==> flow/design.v <==
module Hq2x #(parameter LENGTH = 16, parameter HALF_DEPTH = 1, parameter DWIDTH = HALF_DEPTH ? 11 : 23)
(
	input             clk,
	input             ce_in,
	input  [DWIDTH:0] inputpixel,
	input             mono,
	input             disable_hq2x,
	input             reset_frame,
	input             reset_line,
	input             ce_out,
	input       [1:0] read_y,
	input             hblank,
	output [DWIDTH:0] outpixel
);
localparam AWIDTH = $clog2(LENGTH)-1;
localparam DWIDTH1 = DWIDTH+1;
function [5:0] hq_table;
	input [7:0] idx;
begin
	case (idx)
		8'd0: hq_table = 6'd19;
		8'd1: hq_table = 6'd19;
		8'd2: hq_table = 6'd26;
		8'd3: hq_table = 6'd11;
		8'd4: hq_table = 6'd19;
		8'd5: hq_table = 6'd19;
		8'd6: hq_table = 6'd26;
		8'd7: hq_table = 6'd11;
		8'd8: hq_table = 6'd23;
		8'd9: hq_table = 6'd15;
		8'd10: hq_table = 6'd47;
		8'd11: hq_table = 6'd35;
		8'd12: hq_table = 6'd23;
		8'd13: hq_table = 6'd15;
		8'd14: hq_table = 6'd55;
		8'd15: hq_table = 6'd39;
		8'd16: hq_table = 6'd19;
		8'd17: hq_table = 6'd19;
		8'd18: hq_table = 6'd26;
		8'd19: hq_table = 6'd58;
		8'd20: hq_table = 6'd19;
		8'd21: hq_table = 6'd19;
		8'd22: hq_table = 6'd26;
		8'd23: hq_table = 6'd58;
		8'd24: hq_table = 6'd23;
		8'd25: hq_table = 6'd15;
		8'd26: hq_table = 6'd35;
		8'd27: hq_table = 6'd35;
		8'd28: hq_table = 6'd23;
		8'd29: hq_table = 6'd15;
		8'd30: hq_table = 6'd7;
		8'd31: hq_table = 6'd35;
		8'd32: hq_table = 6'd19;
		8'd33: hq_table = 6'd19;
		8'd34: hq_table = 6'd26;
		8'd35: hq_table = 6'd11;
		8'd36: hq_table = 6'd19;
		8'd37: hq_table = 6'd19;
		8'd38: hq_table = 6'd26;
		8'd39: hq_table = 6'd11;
		8'd40: hq_table = 6'd23;
		8'd41: hq_table = 6'd15;
		8'd42: hq_table = 6'd55;
		8'd43: hq_table = 6'd39;
		8'd44: hq_table = 6'd23;
		8'd45: hq_table = 6'd15;
		8'd46: hq_table = 6'd51;
		8'd47: hq_table = 6'd43;
		8'd48: hq_table = 6'd19;
		8'd49: hq_table = 6'd19;
		8'd50: hq_table = 6'd26;
		8'd51: hq_table = 6'd58;
		8'd52: hq_table = 6'd19;
		8'd53: hq_table = 6'd19;
		8'd54: hq_table = 6'd26;
		8'd55: hq_table = 6'd58;
		8'd56: hq_table = 6'd23;
		8'd57: hq_table = 6'd15;
		8'd58: hq_table = 6'd51;
		8'd59: hq_table = 6'd35;
		8'd60: hq_table = 6'd23;
		8'd61: hq_table = 6'd15;
		8'd62: hq_table = 6'd7;
		8'd63: hq_table = 6'd43;
		8'd64: hq_table = 6'd19;
		8'd65: hq_table = 6'd19;
		8'd66: hq_table = 6'd26;
		8'd67: hq_table = 6'd11;
		8'd68: hq_table = 6'd19;
		8'd69: hq_table = 6'd19;
		8'd70: hq_table = 6'd26;
		8'd71: hq_table = 6'd11;
		8'd72: hq_table = 6'd23;
		8'd73: hq_table = 6'd61;
		8'd74: hq_table = 6'd35;
		8'd75: hq_table = 6'd35;
		8'd76: hq_table = 6'd23;
		8'd77: hq_table = 6'd61;
		8'd78: hq_table = 6'd51;
		8'd79: hq_table = 6'd35;
		8'd80: hq_table = 6'd19;
		8'd81: hq_table = 6'd19;
		8'd82: hq_table = 6'd26;
		8'd83: hq_table = 6'd11;
		8'd84: hq_table = 6'd19;
		8'd85: hq_table = 6'd19;
		8'd86: hq_table = 6'd26;
		8'd87: hq_table = 6'd11;
		8'd88: hq_table = 6'd23;
		8'd89: hq_table = 6'd15;
		8'd90: hq_table = 6'd51;
		8'd91: hq_table = 6'd35;
		8'd92: hq_table = 6'd23;
		8'd93: hq_table = 6'd15;
		8'd94: hq_table = 6'd51;
		8'd95: hq_table = 6'd35;
		8'd96: hq_table = 6'd19;
		8'd97: hq_table = 6'd19;
		8'd98: hq_table = 6'd26;
		8'd99: hq_table = 6'd11;
		8'd100: hq_table = 6'd19;
		8'd101: hq_table = 6'd19;
		8'd102: hq_table = 6'd26;
		8'd103: hq_table = 6'd11;
		8'd104: hq_table = 6'd23;
		8'd105: hq_table = 6'd61;
		8'd106: hq_table = 6'd7;
		8'd107: hq_table = 6'd35;
		8'd108: hq_table = 6'd23;
		8'd109: hq_table = 6'd61;
		8'd110: hq_table = 6'd7;
		8'd111: hq_table = 6'd43;
		8'd112: hq_table = 6'd19;
		8'd113: hq_table = 6'd19;
		8'd114: hq_table = 6'd26;
		8'd115: hq_table = 6'd11;
		8'd116: hq_table = 6'd19;
		8'd117: hq_table = 6'd19;
		8'd118: hq_table = 6'd26;
		8'd119: hq_table = 6'd58;
		8'd120: hq_table = 6'd23;
		8'd121: hq_table = 6'd15;
		8'd122: hq_table = 6'd51;
		8'd123: hq_table = 6'd35;
		8'd124: hq_table = 6'd23;
		8'd125: hq_table = 6'd61;
		8'd126: hq_table = 6'd7;
		8'd127: hq_table = 6'd43;
		8'd128: hq_table = 6'd19;
		8'd129: hq_table = 6'd19;
		8'd130: hq_table = 6'd26;
		8'd131: hq_table = 6'd11;
		8'd132: hq_table = 6'd19;
		8'd133: hq_table = 6'd19;
		8'd134: hq_table = 6'd26;
		8'd135: hq_table = 6'd11;
		8'd136: hq_table = 6'd23;
		8'd137: hq_table = 6'd15;
		8'd138: hq_table = 6'd47;
		8'd139: hq_table = 6'd35;
		8'd140: hq_table = 6'd23;
		8'd141: hq_table = 6'd15;
		8'd142: hq_table = 6'd55;
		8'd143: hq_table = 6'd39;
		8'd144: hq_table = 6'd19;
		8'd145: hq_table = 6'd19;
		8'd146: hq_table = 6'd26;
		8'd147: hq_table = 6'd11;
		8'd148: hq_table = 6'd19;
		8'd149: hq_table = 6'd19;
		8'd150: hq_table = 6'd26;
		8'd151: hq_table = 6'd11;
		8'd152: hq_table = 6'd23;
		8'd153: hq_table = 6'd15;
		8'd154: hq_table = 6'd51;
		8'd155: hq_table = 6'd35;
		8'd156: hq_table = 6'd23;
		8'd157: hq_table = 6'd15;
		8'd158: hq_table = 6'd51;
		8'd159: hq_table = 6'd35;
		8'd160: hq_table = 6'd19;
		8'd161: hq_table = 6'd19;
		8'd162: hq_table = 6'd26;
		8'd163: hq_table = 6'd11;
		8'd164: hq_table = 6'd19;
		8'd165: hq_table = 6'd19;
		8'd166: hq_table = 6'd26;
		8'd167: hq_table = 6'd11;
		8'd168: hq_table = 6'd23;
		8'd169: hq_table = 6'd15;
		8'd170: hq_table = 6'd55;
		8'd171: hq_table = 6'd39;
		8'd172: hq_table = 6'd23;
		8'd173: hq_table = 6'd15;
		8'd174: hq_table = 6'd51;
		8'd175: hq_table = 6'd43;
		8'd176: hq_table = 6'd19;
		8'd177: hq_table = 6'd19;
		8'd178: hq_table = 6'd26;
		8'd179: hq_table = 6'd11;
		8'd180: hq_table = 6'd19;
		8'd181: hq_table = 6'd19;
		8'd182: hq_table = 6'd26;
		8'd183: hq_table = 6'd11;
		8'd184: hq_table = 6'd23;
		8'd185: hq_table = 6'd15;
		8'd186: hq_table = 6'd51;
		8'd187: hq_table = 6'd39;
		8'd188: hq_table = 6'd23;
		8'd189: hq_table = 6'd15;
		8'd190: hq_table = 6'd7;
		8'd191: hq_table = 6'd43;
		8'd192: hq_table = 6'd19;
		8'd193: hq_table = 6'd19;
		8'd194: hq_table = 6'd26;
		8'd195: hq_table = 6'd11;
		8'd196: hq_table = 6'd19;
		8'd197: hq_table = 6'd19;
		8'd198: hq_table = 6'd26;
		8'd199: hq_table = 6'd11;
		8'd200: hq_table = 6'd23;
		8'd201: hq_table = 6'd15;
		8'd202: hq_table = 6'd51;
		8'd203: hq_table = 6'd35;
		8'd204: hq_table = 6'd23;
		8'd205: hq_table = 6'd15;
		8'd206: hq_table = 6'd51;
		8'd207: hq_table = 6'd39;
		8'd208: hq_table = 6'd19;
		8'd209: hq_table = 6'd19;
		8'd210: hq_table = 6'd26;
		8'd211: hq_table = 6'd11;
		8'd212: hq_table = 6'd19;
		8'd213: hq_table = 6'd19;
		8'd214: hq_table = 6'd26;
		8'd215: hq_table = 6'd11;
		8'd216: hq_table = 6'd23;
		8'd217: hq_table = 6'd15;
		8'd218: hq_table = 6'd51;
		8'd219: hq_table = 6'd35;
		8'd220: hq_table = 6'd23;
		8'd221: hq_table = 6'd15;
		8'd222: hq_table = 6'd7;
		8'd223: hq_table = 6'd35;
		8'd224: hq_table = 6'd19;
		8'd225: hq_table = 6'd19;
		8'd226: hq_table = 6'd26;
		8'd227: hq_table = 6'd11;
		8'd228: hq_table = 6'd19;
		8'd229: hq_table = 6'd19;
		8'd230: hq_table = 6'd26;
		8'd231: hq_table = 6'd11;
		8'd232: hq_table = 6'd23;
		8'd233: hq_table = 6'd15;
		8'd234: hq_table = 6'd51;
		8'd235: hq_table = 6'd35;
		8'd236: hq_table = 6'd23;
		8'd237: hq_table = 6'd15;
		8'd238: hq_table = 6'd7;
		8'd239: hq_table = 6'd43;
		8'd240: hq_table = 6'd19;
		8'd241: hq_table = 6'd19;
		8'd242: hq_table = 6'd26;
		8'd243: hq_table = 6'd11;
		8'd244: hq_table = 6'd19;
		8'd245: hq_table = 6'd19;
		8'd246: hq_table = 6'd26;
		8'd247: hq_table = 6'd11;
		8'd248: hq_table = 6'd23;
		8'd249: hq_table = 6'd15;
		8'd250: hq_table = 6'd7;
		8'd251: hq_table = 6'd35;
		8'd252: hq_table = 6'd23;
		8'd253: hq_table = 6'd15;
		8'd254: hq_table = 6'd7;
		8'd255: hq_table = 6'd43;
		default: hq_table = 6'd0;
	endcase
end
endfunction
wire [5:0] hqrule = hq_table(nextpatt);
reg [23:0] Prev0, Prev1, Prev2, Curr0, Curr1, Curr2, Next0, Next1, Next2;
reg [23:0] A, B, D, F, G, H;
reg  [7:0] pattern, nextpatt;
reg  [1:0] cyc;
reg  curbuf;
reg  prevbuf;
wire iobuf = !curbuf;
wire diff0, diff1;
DiffCheck diffcheck0(Curr1, (cyc == 0) ? Prev0 : (cyc == 1) ? Curr0 : (cyc == 2) ? Prev2 : Next1, diff0);
DiffCheck diffcheck1(Curr1, (cyc == 0) ? Prev1 : (cyc == 1) ? Next0 : (cyc == 2) ? Curr2 : Next2, diff1);
wire [7:0] new_pattern = {diff1, diff0, pattern[7:2]};
wire [23:0] X = (cyc == 0) ? A : (cyc == 1) ? Prev1 : (cyc == 2) ? Next1 : G;
wire [23:0] blend_result_pre;
Blend blender(clk, ce_in, disable_hq2x ? 6'd0 : hqrule, Curr0, X, B, D, F, H, blend_result_pre);
wire [DWIDTH:0] Curr20tmp;
wire     [23:0] Curr20 = HALF_DEPTH ? h2rgb(Curr20tmp) : Curr20tmp;
wire [DWIDTH:0] Curr21tmp;
wire     [23:0] Curr21 = HALF_DEPTH ? h2rgb(Curr21tmp) : Curr21tmp;
reg  [AWIDTH:0] wrin_addr2;
reg  [DWIDTH:0] wrpix;
reg             wrin_en;
function [23:0] h2rgb;
	input [11:0] v;
begin
	h2rgb = mono ? {v[7:0], v[7:0], v[7:0]} : {v[11:8],v[11:8],v[7:4],v[7:4],v[3:0],v[3:0]};
end
endfunction
function [11:0] rgb2h;
	input [23:0] v;
begin
	rgb2h = mono ? {4'b0000, v[23:20], v[19:16]} : {v[23:20], v[15:12], v[7:4]};
end
endfunction
hq2x_in #(.LENGTH(LENGTH), .DWIDTH(DWIDTH)) hq2x_in
(
	.clk(clk),
	.rdaddr(offs),
	.rdbuf0(prevbuf),
	.rdbuf1(curbuf),
	.q0(Curr20tmp),
	.q1(Curr21tmp),
	.wraddr(wrin_addr2),
	.wrbuf(iobuf),
	.data(wrpix),
	.wren(wrin_en)
);
reg     [AWIDTH+1:0] read_x;
reg     [AWIDTH+1:0] wrout_addr; 
reg                  wrout_en;
reg  [DWIDTH1*4-1:0] wrdata, wrdata_pre;
wire [DWIDTH1*4-1:0] outpixel_x4;
reg  [DWIDTH1*2-1:0] outpixel_x2;
assign outpixel = read_x[0] ? outpixel_x2[DWIDTH1*2-1:DWIDTH1] : outpixel_x2[DWIDTH:0];
hq2x_buf #(.NUMWORDS(LENGTH*2), .AWIDTH(AWIDTH+1), .DWIDTH(DWIDTH1*4-1)) hq2x_out
(
	.clock(clk),
	.rdaddress({read_x[AWIDTH+1:1],read_y[1]}),
	.q(outpixel_x4),
	.data(wrdata),
	.wraddress(wrout_addr),
	.wren(wrout_en)
);
always @(posedge clk) begin
	if(ce_out) begin
		if(read_x[0]) outpixel_x2 <= read_y[0] ? outpixel_x4[DWIDTH1*4-1:DWIDTH1*2] : outpixel_x4[DWIDTH1*2-1:0];
		if(~hblank & ~&read_x) read_x <= read_x + 1'd1;
		if(hblank) read_x <= 0;
	end
end
wire [DWIDTH:0] blend_result = HALF_DEPTH ? rgb2h(blend_result_pre) : blend_result_pre[DWIDTH:0];
reg [AWIDTH:0] offs;
reg old_reset_line;
reg old_reset_frame;
reg [3:0] wrdata_finished;
reg [AWIDTH+1:0] waddr;
always @(posedge clk) begin
	wrout_en <= 0;
	wrin_en  <= 0;
	if(ce_in) begin
		case(cyc)
			0: wrdata[DWIDTH:0]                   <= blend_result;
			1: wrdata[DWIDTH1+DWIDTH:DWIDTH1]     <= blend_result;
			2: wrdata[DWIDTH1*3+DWIDTH:DWIDTH1*3] <= blend_result;
			3: wrdata[DWIDTH1*2+DWIDTH:DWIDTH1*2] <= blend_result;
		endcase
		wrdata_finished <= wrdata_finished << 1;
		if(wrdata_finished[3]) begin
			wrout_en <= 1;
			wrout_addr <= waddr;
		end
		if(~&offs) begin
			if (cyc == 1) begin
				Prev2 <= Curr20;
				Curr2 <= Curr21;
				Next2 <= HALF_DEPTH ? h2rgb(inputpixel) : inputpixel;
				wrpix <= inputpixel;
				wrin_addr2 <= offs;
				wrin_en <= 1;
			end
			if(cyc==3) begin
				offs <= offs + 1'd1;
				waddr <= {offs, curbuf};
				wrdata_finished[0] <= 1;
			end
		end
		pattern <= new_pattern;
		if(cyc==3) begin
			nextpatt <= {new_pattern[7:6], new_pattern[3], new_pattern[5], new_pattern[2], new_pattern[4], new_pattern[1:0]};
			{A, G} <= {Prev0, Next0};
			{B, F, H, D} <= {Prev1, Curr2, Next1, Curr0};
			{Prev0, Prev1} <= {Prev1, Prev2};
			{Curr0, Curr1} <= {Curr1, Curr2};
			{Next0, Next1} <= {Next1, Next2};
		end else begin
			nextpatt <= {nextpatt[5], nextpatt[3], nextpatt[0], nextpatt[6], nextpatt[1], nextpatt[7], nextpatt[4], nextpatt[2]};
			{B, F, H, D} <= {F, H, D, B};
		end
		cyc <= cyc + 1'b1;
		if(old_reset_line && ~reset_line) begin
			old_reset_frame <= reset_frame;
			offs <= 0;
			cyc <= 0;
			curbuf <= ~curbuf;
			prevbuf <= curbuf;
			{Prev0, Prev1, Prev2, Curr0, Curr1, Curr2, Next0, Next1, Next2} <= '0;
			if(old_reset_frame & ~reset_frame) begin
				curbuf <= 0;
				prevbuf <= 0;
			end
		end
		old_reset_line  <= reset_line;
	end
end
endmodule
module hq2x_in #(parameter LENGTH = 16, parameter DWIDTH = 11, parameter AWIDTH = $clog2(LENGTH)-1)
(
	input            clk,
	input [AWIDTH:0] rdaddr,
	input            rdbuf0, rdbuf1,
	output[DWIDTH:0] q0,q1,
	input [AWIDTH:0] wraddr,
	input            wrbuf,
	input [DWIDTH:0] data,
	input            wren
);
wire  [DWIDTH:0] out0, out1;
assign q0 = rdbuf0 ? out1 : out0;
assign q1 = rdbuf1 ? out1 : out0;
hq2x_buf #(.NUMWORDS(LENGTH), .AWIDTH(AWIDTH), .DWIDTH(DWIDTH)) buf0(clk,data,rdaddr,wraddr,wren && (wrbuf == 0),out0);
hq2x_buf #(.NUMWORDS(LENGTH), .AWIDTH(AWIDTH), .DWIDTH(DWIDTH)) buf1(clk,data,rdaddr,wraddr,wren && (wrbuf == 1),out1);
endmodule
module hq2x_buf #(parameter NUMWORDS = 16, parameter AWIDTH = 3, parameter DWIDTH = 11)
(
	input                 clock,
	input      [DWIDTH:0] data,
	input      [AWIDTH:0] rdaddress,
	input      [AWIDTH:0] wraddress,
	input                 wren,
	output reg [DWIDTH:0] q
);
reg [DWIDTH:0] ram[0:NUMWORDS-1];
always_ff@(posedge clock) begin
	if(wren) ram[wraddress] <= data;
	q <= ram[rdaddress];
end
endmodule
module DiffCheck
(
	input [23:0] rgb1,
	input [23:0] rgb2,
	output       result
);
	wire [7:0] r = rgb1[7:1]   - rgb2[7:1];
	wire [7:0] g = rgb1[15:9]  - rgb2[15:9];
	wire [7:0] b = rgb1[23:17] - rgb2[23:17];
	wire [8:0] t = $signed(r) + $signed(b);
	wire [9:0] y = $signed(t) + $signed({g[7], g});
	wire [8:0] u = $signed(r) - $signed(b);
	wire [9:0] v = $signed({g, 1'b0}) - $signed(t);
	wire y_inside = (y < 10'h60 || y >= 10'h3a0);
	wire u_inside = (!u[8:4] || &u[8:4]);  
	wire v_inside = (v < 10'h18 || v >= 10'h3e8);
	assign result = !(y_inside && u_inside && v_inside);
endmodule
module Blend
(
	input         clk,
	input         clk_en,
	input   [5:0] rule,
	input  [23:0] E,
	input  [23:0] A,
	input  [23:0] B,
	input  [23:0] D,
	input  [23:0] F,
	input  [23:0] H,
	output reg [23:0] Result
);
	localparam BLEND1 = 7'b110_10_00;  
	localparam BLEND2 = 7'b100_10_10;  
	localparam BLEND3 = 7'b101_10_01;  
	localparam BLEND4 = 7'b110_01_01;  
	localparam BLEND5 = 7'b010_11_11;  
	localparam BLEND6 = 7'b111_00_00;  
	reg [23:0] a,b,d,e,h,f;
	reg  [3:0] bl_rule;
	reg  [1:0] df_rule;
	always @(posedge clk) if (clk_en) begin
		{bl_rule,df_rule} <= rule;
		a <= A; b <= B; d <= D; e <= E; f <= F; h <= H;
	end
	wire is_diff;
	DiffCheck diff_checker(df_rule[1] ? b : h, df_rule[0] ? d : f, is_diff);
	reg [23:0] i10,i20,i30;
	reg  [6:0] op0;
	always @(posedge clk) if (clk_en) begin
		i10 <= e;
		case({!is_diff, bl_rule})
		1,11,12,13,17: {op0, i20, i30} <= {BLEND1, a, 24'd0};
		      2,14,18: {op0, i20, i30} <= {BLEND1, d, 24'd0};
		      3,15,19: {op0, i20, i30} <= {BLEND1, b, 24'd0};
			4,20,24,27: {op0, i20, i30} <= {BLEND2, d, b};
			      5,21: {op0, i20, i30} <= {BLEND2, a, b};
			      6,22: {op0, i20, i30} <= {BLEND2, a, d};
		        25,29: {op0, i20, i30} <= {BLEND5, d, b};
			        26: {op0, i20, i30} <= {BLEND6, d, b};
			        28: {op0, i20, i30} <= {BLEND4, d, b};
			        30: {op0, i20, i30} <= {BLEND3, b, d};
			        31: {op0, i20, i30} <= {BLEND3, d, b};
		      default: {op0, i20, i30} <= {BLEND1, e, 24'd0}; 
		endcase
	end
	reg [23:0] i1,i2,i3;
	reg  [6:0] op;
	always @(posedge clk) if (clk_en) begin
		op <= op0; i1 <= i10; i2 <= i20; i3 <= i30;
	end
	function  [34:0] mul24x3;
		input  [23:0] op1;
		input   [2:0] op2;
	begin
		mul24x3 = 0;
		if(op2[0]) mul24x3 = mul24x3 + {op1[23:16], 4'b0000, op1[15:8], 4'b0000, op1[7:0]};
		if(op2[1]) mul24x3 = mul24x3 + {op1[23:16], 4'b0000, op1[15:8], 4'b0000, op1[7:0], 1'b0};
		if(op2[2]) mul24x3 = mul24x3 + {op1[23:16], 4'b0000, op1[15:8], 4'b0000, op1[7:0], 2'b00};
	end
	endfunction
	wire [35:0] res = {mul24x3(i1, op[6:4]), 1'b0} + mul24x3(i2, {op[3:2], !op[3:2]}) + mul24x3(i3, {op[1:0], !op[3:2]});
	always @(posedge clk) if (clk_en) Result <= {res[35:28],res[23:16],res[11:4]};
endmodule
Hand-over note for Hq2x

Step by step through the tools: Hq2x
Each step is given for the RTL above and for the edited RTL.
"unedited" refers to lines of the RTL above, "edited" to lines of the edited file.
"difference" is "edited" less "unedited", of the values as shown; "relative change" is that difference over "unedited", in percent.
Operators carry their Yosys type and port widths (W data, S select, Z words).
Not given: --
Set-up
  design top: Hq2x
  clock port: clk
  standard-cell library: sky130hd
  timing corner: tt_025C_1v80

Edit of the RTL
The edit as a unified diff against the file above.
The edit is scripted: it alters the design's behaviour and was not made to optimise anything.
begin of diff
@@ -443,6 +443,6 @@
 always_ff@(posedge clock) begin
 	if(wren) ram[wraddress] <= data;
-	q <= ram[rdaddress];
 end
+always_comb q = ram[rdaddress];
 endmodule
 module DiffCheck
end of diff

Word level
Source: Yosys, flattened and elaborated, memories not mapped. Widths are those after wreduce. Print and check cells do not count.
Yosys's memory passes give these memory sizes; they may raise the number of words (mostly to a power of two), join words into wider ones and drop unused or constant bits.
Word-level totals
  word width x clocked read ports: unedited 78, edited 30, difference -48, relative change -61.54%
  memory cells: unedited 4, edited 4, difference 0, relative change 0.00%
  input port bits: unedited 22, edited 22, difference 0, relative change 0.00%
  bits in read-only memories: unedited 1536, edited 1536, difference 0, relative change 0.00%
  flip-flop bits (word level): unedited 821, edited 821, difference 0, relative change 0.00%
  cells after elaboration: unedited 257, edited 261, difference +4, relative change +1.56%
  output and inout port bits: unedited 12, edited 12, difference 0, relative change 0.00%
  bits in writable memories: unedited 1920, edited 1920, difference 0, relative change 0.00%
Operators by class
  reductions and logical operators: unedited 57, edited 57, difference 0, relative change 0.00%
  bitwise operators: unedited 8, edited 8, difference 0, relative change 0.00%
  muxes and demuxes: unedited 63, edited 67, difference +4, relative change +6.35%
  eq/ne operators: unedited 29, edited 29, difference 0, relative change 0.00%
  $lt $le $gt $ge: unedited 12, edited 12, difference 0, relative change 0.00%
  add/sub/neg operators: unedited 32, edited 32, difference 0, relative change 0.00%
Memory list
  shape (words x width / read and write ports): unedited 256x6 r1 w0; hq2x_out.ram 32x48 r1 w1; hq2x_in.buf0.ram 16x12 r1 w1; hq2x_in.buf1.ram 16x12 r1 w1, edited 256x6 r1 w0; hq2x_out.ram 32x48 r1 w1; hq2x_in.buf0.ram 16x12 r1 w1; hq2x_in.buf1.ram 16x12 r1 w1
Operators with widths
  $mux W4: unedited 4, edited 8, difference +4, relative change +100.00%
Unchanged operator kinds not shown: 52.

Logic depth
Longest topological path by Yosys (ltp), each cell counted once; first at word level (registers and memories cut), then after technology mapping (sequential cells cut; the memories' decode and read muxes count).
Logic depth
  depth after elaboration: unedited 13, edited 13, difference 0, relative change 0.00%
  ABC_AREA: unedited 0, edited 0
  gate-level depth with buffers: unedited 32, edited 33, difference +1, relative change +3.12%
  gate-level depth less buffers: unedited 29, edited 30, difference +1, relative change +3.45%

After synthesis
Yosys stat after the flow's synthesis: flattened, memories mapped to cells. It holds for the ABC_AREA given above (unset counts as 0); a run with the other value may have another netlist.
Mapped netlist
  sequential area (mm^2): unedited 0.08343, edited 0.0820687, difference -0.0013613, relative change -1.63%
  mapped flip-flops: unedited 2803, edited 2735, difference -68, relative change -2.43%
  mapped cells: unedited 6951, edited 6745, difference -206, relative change -2.96%
  buffer cells: unedited 324, edited 313, difference -11, relative change -3.40%
  mapped area (mm^2): unedited 0.1218957, edited 0.1201427, difference -0.0017530, relative change -1.44%
Cell types
  sky130_fd_sc_hd__mux2_2: unedited 270, edited 189, difference -81, relative change -30.00%
  sky130_fd_sc_hd__dfxtp_1: unedited 74, edited 6, difference -68, relative change -91.89%
  sky130_fd_sc_hd__o21ai_0: unedited 227, edited 160, difference -67, relative change -29.52%
  sky130_fd_sc_hd__clkbuf_1: unedited 261, edited 232, difference -29, relative change -11.11%
  sky130_fd_sc_hd__mux4_2: unedited 600, edited 627, difference +27, relative change +4.50%
  sky130_fd_sc_hd__a221o_1: unedited 0, edited 27, difference +27
  sky130_fd_sc_hd__and3_1: unedited 28, edited 3, difference -25, relative change -89.29%
  sky130_fd_sc_hd__inv_1: unedited 276, edited 253, difference -23, relative change -8.33%
  sky130_fd_sc_hd__a22oi_1: unedited 27, edited 49, difference +22, relative change +81.48%
  sky130_fd_sc_hd__o2111ai_1: unedited 26, edited 5, difference -21, relative change -80.77%
  sky130_fd_sc_hd__nor2_1: unedited 315, edited 295, difference -20, relative change -6.35%
  sky130_fd_sc_hd__a41oi_1: unedited 25, edited 5, difference -20, relative change -80.00%
  sky130_fd_sc_hd__o22ai_1: unedited 4, edited 20, difference +16, relative change +400.00%
  sky130_fd_sc_hd__o21bai_1: unedited 73, edited 87, difference +14, relative change +19.18%
  sky130_fd_sc_hd__nor3_1: unedited 37, edited 25, difference -12, relative change -32.43%
  sky130_fd_sc_hd__nand3_1: unedited 23, edited 35, difference +12, relative change +52.17%
  sky130_fd_sc_hd__a211oi_1: unedited 13, edited 2, difference -11, relative change -84.62%
  sky130_fd_sc_hd__o21a_1: unedited 17, edited 7, difference -10, relative change -58.82%
Unchanged cell types not shown: 10.
The list need not be complete.
By module: a second synthesis without flattening, with its own total; a netlist apart from the flattened one above.
Second synthesis, totals
  cell total of the unflattened synthesis: unedited 8209, edited 8144, difference -65, relative change -0.79%
  area (unflattened synthesis) (mm^2): unedited 0.1251813, edited 0.1238325, difference -0.0013488, relative change -1.08%
Rows give one instance, submodules left out.
By module, unedited
  hq2x_buf: cells 3365, sequential area 0.0470852 mm^2, instances 1, area 0.0607232 mm^2
  Hq2x: cells 1548, sequential area 0.0149043 mm^2, instances 1, area 0.0218822 mm^2
  Blend: cells 1758, sequential area 0.0099696 mm^2, instances 1, area 0.0207049 mm^2
  hq2x_buf: cells 329, sequential area 0.0060058 mm^2, instances 2, area 0.0075998 mm^2
  DiffCheck: cells 284, sequential area 0 mm^2, instances 3, area 0.002097 mm^2
  hq2x_in: cells 28, sequential area 0 mm^2, instances 1, area 0.0003804 mm^2
By module, edited
  hq2x_buf: cells 3317, sequential area 0.0461242 mm^2, instances 1, area 0.0597623 mm^2
  Hq2x: cells 1555, sequential area 0.0149043 mm^2, instances 1, area 0.0219748 mm^2
  Blend: cells 1758, sequential area 0.0099696 mm^2, instances 1, area 0.0207049 mm^2
  hq2x_buf: cells 317, sequential area 0.0057655 mm^2, instances 2, area 0.0073596 mm^2
  DiffCheck: cells 284, sequential area 0 mm^2, instances 3, area 0.002097 mm^2
  hq2x_in: cells 28, sequential area 0 mm^2, instances 1, area 0.0003804 mm^2

Path before layout
Source: OpenSTA report_checks on the synthesized netlist (no wires, ideal clock, input and output delay 20% of the period each), path of least setup slack; recovery checks are left aside. Register names are those of the netlist, which keeps one name where synthesis merged equal registers.
Timing path after synthesis
  path kind: unedited input -> register, edited register -> register
  from: unedited input port ce_in, edited register cyc[0]
  to: unedited register Curr0[0], edited register nextpatt[7]
  external input delay (ns): unedited 1.600
  stages on the path: unedited 2, edited 32, difference +30, relative change +1500.00%
  library setup time (ns): unedited 0.527, edited 0.281, difference -0.246
  delay of the path (ns): unedited 5.563, edited 6.499, difference +0.936, relative change +16.83%
  data arrival time (ns): unedited 6.636, edited 6.218, difference -0.418, relative change -6.30%
  time at the first pin (ns): unedited 1.600, edited 0.000, difference -1.600, relative change -100.00%
  period (ns): unedited 8.0, edited 8.0, difference 0.0, relative change 0.00%
  path buffers: unedited 0, edited 4, difference +4
  required time (ns): unedited 7.473, edited 7.719, difference +0.246, relative change +3.29%
  path slack (ns): unedited 0.837, edited 1.501, difference +0.664
  period reached after synthesis (ns): unedited 7.163, edited 6.499, difference -0.664, relative change -9.27%
"delay of the path" is the arrival time less input delay plus setup time.
"stages on the path": output pins that drive a net of the path, with the launching flip-flop's if there is one; two outputs of one cell count as two.
"period reached after synthesis" is the clock period less the worst setup slack; recovery checks do not enter. This is arithmetic on one report: input and output delays are still those of the set period (20% each).
Between the ends stands the longest chain of elaborated cells between them, by number of cells; it is not shown to be the way that was timed. Of several equally long chains one is given.
Each line given opens the expression or statement behind the cell; cells for indexed reads and writes are added by Yosys, which also makes memories of some case tables.
Between the ends, after synthesis, unedited
  cell sequence: sky130_fd_sc_hd__and2_1 > sky130_fd_sc_hd__nand2b_1
  cells in the longest elaborated chain: 1
  elaborated cells between the ends (all ways): 1
  source lines of those cells: 0
  those cells by class: reduce/logical: 1
RTL lines, path after synthesis, unedited
  start: declaration: RTL line 4  | input ce_in,
  $reduce_and A2 Y1
  end: declaration: RTL line 282  | reg [23:0] Prev0, Prev1, Prev2, Curr0, Curr1, Curr2, Next0, Next1, Next2;
Between the ends, after synthesis, edited
  cell sequence: sky130_fd_sc_hd__edfxtp_1 > sky130_fd_sc_hd__inv_1 > sky130_fd_sc_hd__ha_1 > sky130_fd_sc_hd__clkbuf_1 > sky130_fd_sc_hd__buf_1 > sky130_fd_sc_hd__buf_1 > sky130_fd_sc_hd__mux2i_1 > sky130_fd_sc_hd__nor2_1 > sky130_fd_sc_hd__a21oi_1 > sky130_fd_sc_hd__o21ai_0 > sky130_fd_sc_hd__ha_1 > sky130_fd_sc_hd__inv_1 > sky130_fd_sc_hd__fa_1 > sky130_fd_sc_hd__a21o_1 > sky130_fd_sc_hd__a21oi_1 > sky130_fd_sc_hd__o21bai_1 > sky130_fd_sc_hd__a21oi_1 > sky130_fd_sc_hd__xnor2_1 > sky130_fd_sc_hd__ha_1 > sky130_fd_sc_hd__clkbuf_1 > sky130_fd_sc_hd__a21oi_1 > sky130_fd_sc_hd__xor2_1 > sky130_fd_sc_hd__inv_1 > sky130_fd_sc_hd__ha_1 > sky130_fd_sc_hd__nand2_1 > sky130_fd_sc_hd__inv_1 > sky130_fd_sc_hd__or3_1 > sky130_fd_sc_hd__or3_1 > sky130_fd_sc_hd__or2_2 > sky130_fd_sc_hd__mux2_2 > sky130_fd_sc_hd__o21ai_0 > sky130_fd_sc_hd__a41oi_1
  cells in the longest elaborated chain: 13
  elaborated cells between the ends (all ways): 27
  those cells by class: add/sub: 7; compare: 4; eq/ne: 3; mux: 4; reduce/logical: 9
RTL lines, path after synthesis, edited
  start: declaration: RTL line 285  | reg  [1:0] cyc;
  start: assignment: RTL line 399  | cyc <= cyc + 1'b1;
  start: assignment: RTL line 403  | cyc <= 0;
  $eq A2 B2 Y1: RTL line 291  | DiffCheck diffcheck1(Curr1, (cyc == 0) ? Prev1 : (cyc == 1) ? Next0 : (cyc == 2) ? Curr2 : Next2, diff1);
  $mux W24 (3 in a row): RTL line 291
  $sub A7 B7 Y8: RTL line 454  | wire [7:0] r = rgb1[7:1] - rgb2[7:1];
  $add A8 B8 Y9: RTL line 457  | wire [8:0] t = $signed(r) + $signed(b);
  $add A9 B8 Y10: RTL line 458  | wire [9:0] y = $signed(t) + $signed({g[7], g});
  $lt A10 B7 Y1: RTL line 461  | wire y_inside = (y < 10'h60 || y >= 10'h3a0);
  $logic_or A1 B1 Y1: RTL line 461
  $logic_and A1 B1 Y1 (2 in a row): RTL line 464  | assign result = !(y_inside && u_inside && v_inside);
  $logic_not A1 Y1: RTL line 464
  $mux W8: RTL line 388  | if(cyc==3) begin
  end: assignment: RTL line 389  | nextpatt <= {new_pattern[7:6], new_pattern[3], new_pattern[5], new_pattern[2], new_pattern[4], new_pattern[1:0 ...
  end: assignment: RTL line 396  | nextpatt <= {nextpatt[5], nextpatt[3], nextpatt[0], nextpatt[6], nextpatt[1], nextpatt[7], nextpatt[4], nextpa ...
  end: declaration: RTL line 284  | reg  [7:0] pattern, nextpatt;

Worst path after layout
Path of least setup slack in the final report of each run of set A (OpenROAD, finished layout, wires in). Where an end is a register, its clock arrival counts in the times.
Timing path after layout
  path kind: unedited register -> register, edited register -> register
  from: unedited register blender.op[2], edited register blender.op[3]
  to: unedited register blender.Result[19], edited register blender.Result[14]
  stages on the path: unedited 32, edited 26, difference -6, relative change -18.75%
  path buffers: unedited 2, edited 3, difference +1, relative change +50.00%
  period (ns): unedited 7.21, edited 7.21, difference 0.00, relative change 0.00%
  library setup time (ns): unedited 0.13, edited 0.14, difference +0.01
  path slack (ns): unedited 0.46, edited 0.44, difference -0.02
  required time (ns): unedited 7.97, edited 7.89, difference -0.08, relative change -1.00%
  time at the first pin (ns): unedited 0.85, edited 0.82, difference -0.03, relative change -3.53%
  data arrival time (ns): unedited 7.51, edited 7.44, difference -0.07, relative change -0.93%
Between the ends stands the longest chain of elaborated cells between them, by number of cells; it is not shown to be the way that was timed. Of several equally long chains one is given.
Between the ends, after layout, unedited
  cell sequence: sky130_fd_sc_hd__edfxtp_1 > sky130_fd_sc_hd__nor2_4 > sky130_fd_sc_hd__buf_4 > sky130_fd_sc_hd__nand2_1 > sky130_fd_sc_hd__inv_1 > sky130_fd_sc_hd__ha_1 > sky130_fd_sc_hd__inv_1 > sky130_fd_sc_hd__o21bai_1 > sky130_fd_sc_hd__a21oi_1 > sky130_fd_sc_hd__nor2_1 > sky130_fd_sc_hd__nor2_1 > sky130_fd_sc_hd__xnor2_1 > sky130_fd_sc_hd__mux2_2 > sky130_fd_sc_hd__ha_1 > sky130_fd_sc_hd__inv_1 > sky130_fd_sc_hd__o21bai_1 > sky130_fd_sc_hd__a21oi_1 > sky130_fd_sc_hd__xnor2_1 > sky130_fd_sc_hd__mux2i_1 > sky130_fd_sc_hd__fa_1 > sky130_fd_sc_hd__inv_1 > sky130_fd_sc_hd__ha_1 > sky130_fd_sc_hd__nand4_1 > sky130_fd_sc_hd__o22ai_1 > sky130_fd_sc_hd__a211oi_1 > sky130_fd_sc_hd__o21ai_0 > sky130_fd_sc_hd__a41o_1 > sky130_fd_sc_hd__o311ai_0 > sky130_fd_sc_hd__buf_4 > sky130_fd_sc_hd__o21ai_0 > sky130_fd_sc_hd__a2111o_1 > sky130_fd_sc_hd__nand3_1
  cells in the longest elaborated chain: 8
  elaborated cells between the ends (all ways): 13
  source lines of those cells: 4
  those cells by class: add/sub: 6; mux: 6; reduce/logical: 1
RTL lines, path after layout, unedited
  start: declaration: RTL line 514  | reg [6:0] op;
  start: assignment: RTL line 516  | op <= op0; i1 <= i10; i2 <= i20; i3 <= i30;
  $logic_not A2 Y1: RTL line 528  | wire [35:0] res = {mul24x3(i1, op[6:4]), 1'b0} + mul24x3(i2, {op[3:2], !op[3:2]}) + mul24x3(i3, {op[1:0], !op[ ...
  $mux W32: RTL line 523  | if(op2[0]) mul24x3 = mul24x3 + {op1[23:16], 4'b0000, op1[15:8], 4'b0000, op1[7:0]};
  $add A32 B33 Y34: RTL line 524  | if(op2[1]) mul24x3 = mul24x3 + {op1[23:16], 4'b0000, op1[15:8], 4'b0000, op1[7:0], 1'b0};
  $mux W35: RTL line 524
  $add A35 B34 Y35: RTL line 525  | if(op2[2]) mul24x3 = mul24x3 + {op1[23:16], 4'b0000, op1[15:8], 4'b0000, op1[7:0], 2'b00};
  $mux W35: RTL line 525
  $add A36 B35 Y36 (2 in a row): RTL line 528
  end: assignment: RTL line 529  | always @(posedge clk) if (clk_en) Result <= {res[35:28],res[23:16],res[11:4]};
  end: declaration: RTL line 477  | output reg [23:0] Result
Between the ends, after layout, edited
  cell sequence: sky130_fd_sc_hd__edfxtp_1 > sky130_fd_sc_hd__nor2_2 > sky130_fd_sc_hd__buf_4 > sky130_fd_sc_hd__buf_4 > sky130_fd_sc_hd__and2_1 > sky130_fd_sc_hd__ha_1 > sky130_fd_sc_hd__a21oi_1 > sky130_fd_sc_hd__o21bai_1 > sky130_fd_sc_hd__a21oi_1 > sky130_fd_sc_hd__xnor2_1 > sky130_fd_sc_hd__a21o_1 > sky130_fd_sc_hd__ha_1 > sky130_fd_sc_hd__a21oi_1 > sky130_fd_sc_hd__xnor2_1 > sky130_fd_sc_hd__nand2_1 > sky130_fd_sc_hd__o21ai_0 > sky130_fd_sc_hd__fa_1 > sky130_fd_sc_hd__inv_1 > sky130_fd_sc_hd__ha_1 > sky130_fd_sc_hd__a22o_1 > sky130_fd_sc_hd__or4_1 > sky130_fd_sc_hd__a211oi_1 > sky130_fd_sc_hd__a21oi_1 > sky130_fd_sc_hd__a41oi_1 > sky130_fd_sc_hd__a21boi_0 > sky130_fd_sc_hd__buf_4
  cells in the longest elaborated chain: 8
  elaborated cells between the ends (all ways): 13
  source lines of those cells: 4
  those cells by class: add/sub: 6; mux: 6; reduce/logical: 1
RTL lines, path after layout, edited
  start: declaration: RTL line 514  | reg [6:0] op;
  start: assignment: RTL line 516  | op <= op0; i1 <= i10; i2 <= i20; i3 <= i30;
  $logic_not A2 Y1: RTL line 528  | wire [35:0] res = {mul24x3(i1, op[6:4]), 1'b0} + mul24x3(i2, {op[3:2], !op[3:2]}) + mul24x3(i3, {op[1:0], !op[ ...
  $mux W32: RTL line 523  | if(op2[0]) mul24x3 = mul24x3 + {op1[23:16], 4'b0000, op1[15:8], 4'b0000, op1[7:0]};
  $add A32 B33 Y34: RTL line 524  | if(op2[1]) mul24x3 = mul24x3 + {op1[23:16], 4'b0000, op1[15:8], 4'b0000, op1[7:0], 1'b0};
  $mux W35: RTL line 524
  $add A35 B34 Y35: RTL line 525  | if(op2[2]) mul24x3 = mul24x3 + {op1[23:16], 4'b0000, op1[15:8], 4'b0000, op1[7:0], 2'b00};
  $mux W35: RTL line 525
  $add A36 B35 Y36 (2 in a row): RTL line 528
  end: assignment: RTL line 529  | always @(posedge clk) if (clk_en) Result <= {res[35:28],res[23:16],res[11:4]};
  end: declaration: RTL line 477  | output reg [23:0] Result
Nets of the timed path that keep an RTL name, with a line that drives or declares them; the list need not be complete.
Named nets, after layout, edited (RTL line)
  blender.res[22]: 528

Flow runs
Both versions went through the flow (Yosys, OpenROAD) with the same settings in each pair. Constraints: input delay and output delay 20% of the set period each, output load 0.01 pF.
Flow settings, set A
  CORE_UTILIZATION: 45
  PLACE_DENSITY: 0.6
  period_ns: 7.21
  CAP_MARGIN: 20
  CORE_MARGIN: 2
  SLEW_MARGIN: 20
Measured results, set A
  period achieved (ns): unedited 6.754, edited 6.765, difference +0.011, relative change +0.16%
  power (uW): unedited 43577, edited 43101, difference -476, relative change -1.09%
  worst hold slack in the final report (ns): unedited 0.417, edited 0.394, difference -0.023
  chip area after synthesis (Yosys) (mm^2): unedited 0.1218957, edited 0.1201427, difference -0.0017530, relative change -1.44%
  utilization of the finished layout (%): unedited 50.7, edited 50.8, difference +0.1
  setup total negative slack (ns): unedited 0.000, edited 0.000, difference 0.000
  setup slack of the worst path (ns): unedited 0.456, edited 0.445, difference -0.011
  standard-cell area of the final layout (mm^2): unedited 0.137003, edited 0.134913, difference -0.002090, relative change -1.53%
  area of the die (mm^2): unedited 0.275058, edited 0.271134, difference -0.003924, relative change -1.43%
By "period achieved" is meant the clock period of the run minus its worst setup slack. This is arithmetic on one report: input and output delays are still those of the set period (20% each).
By "power" is meant OpenSTA's value without simulated activity: inputs other than the clock are taken to toggle once in ten clock periods, and the tool carries that through the logic.

End of note.
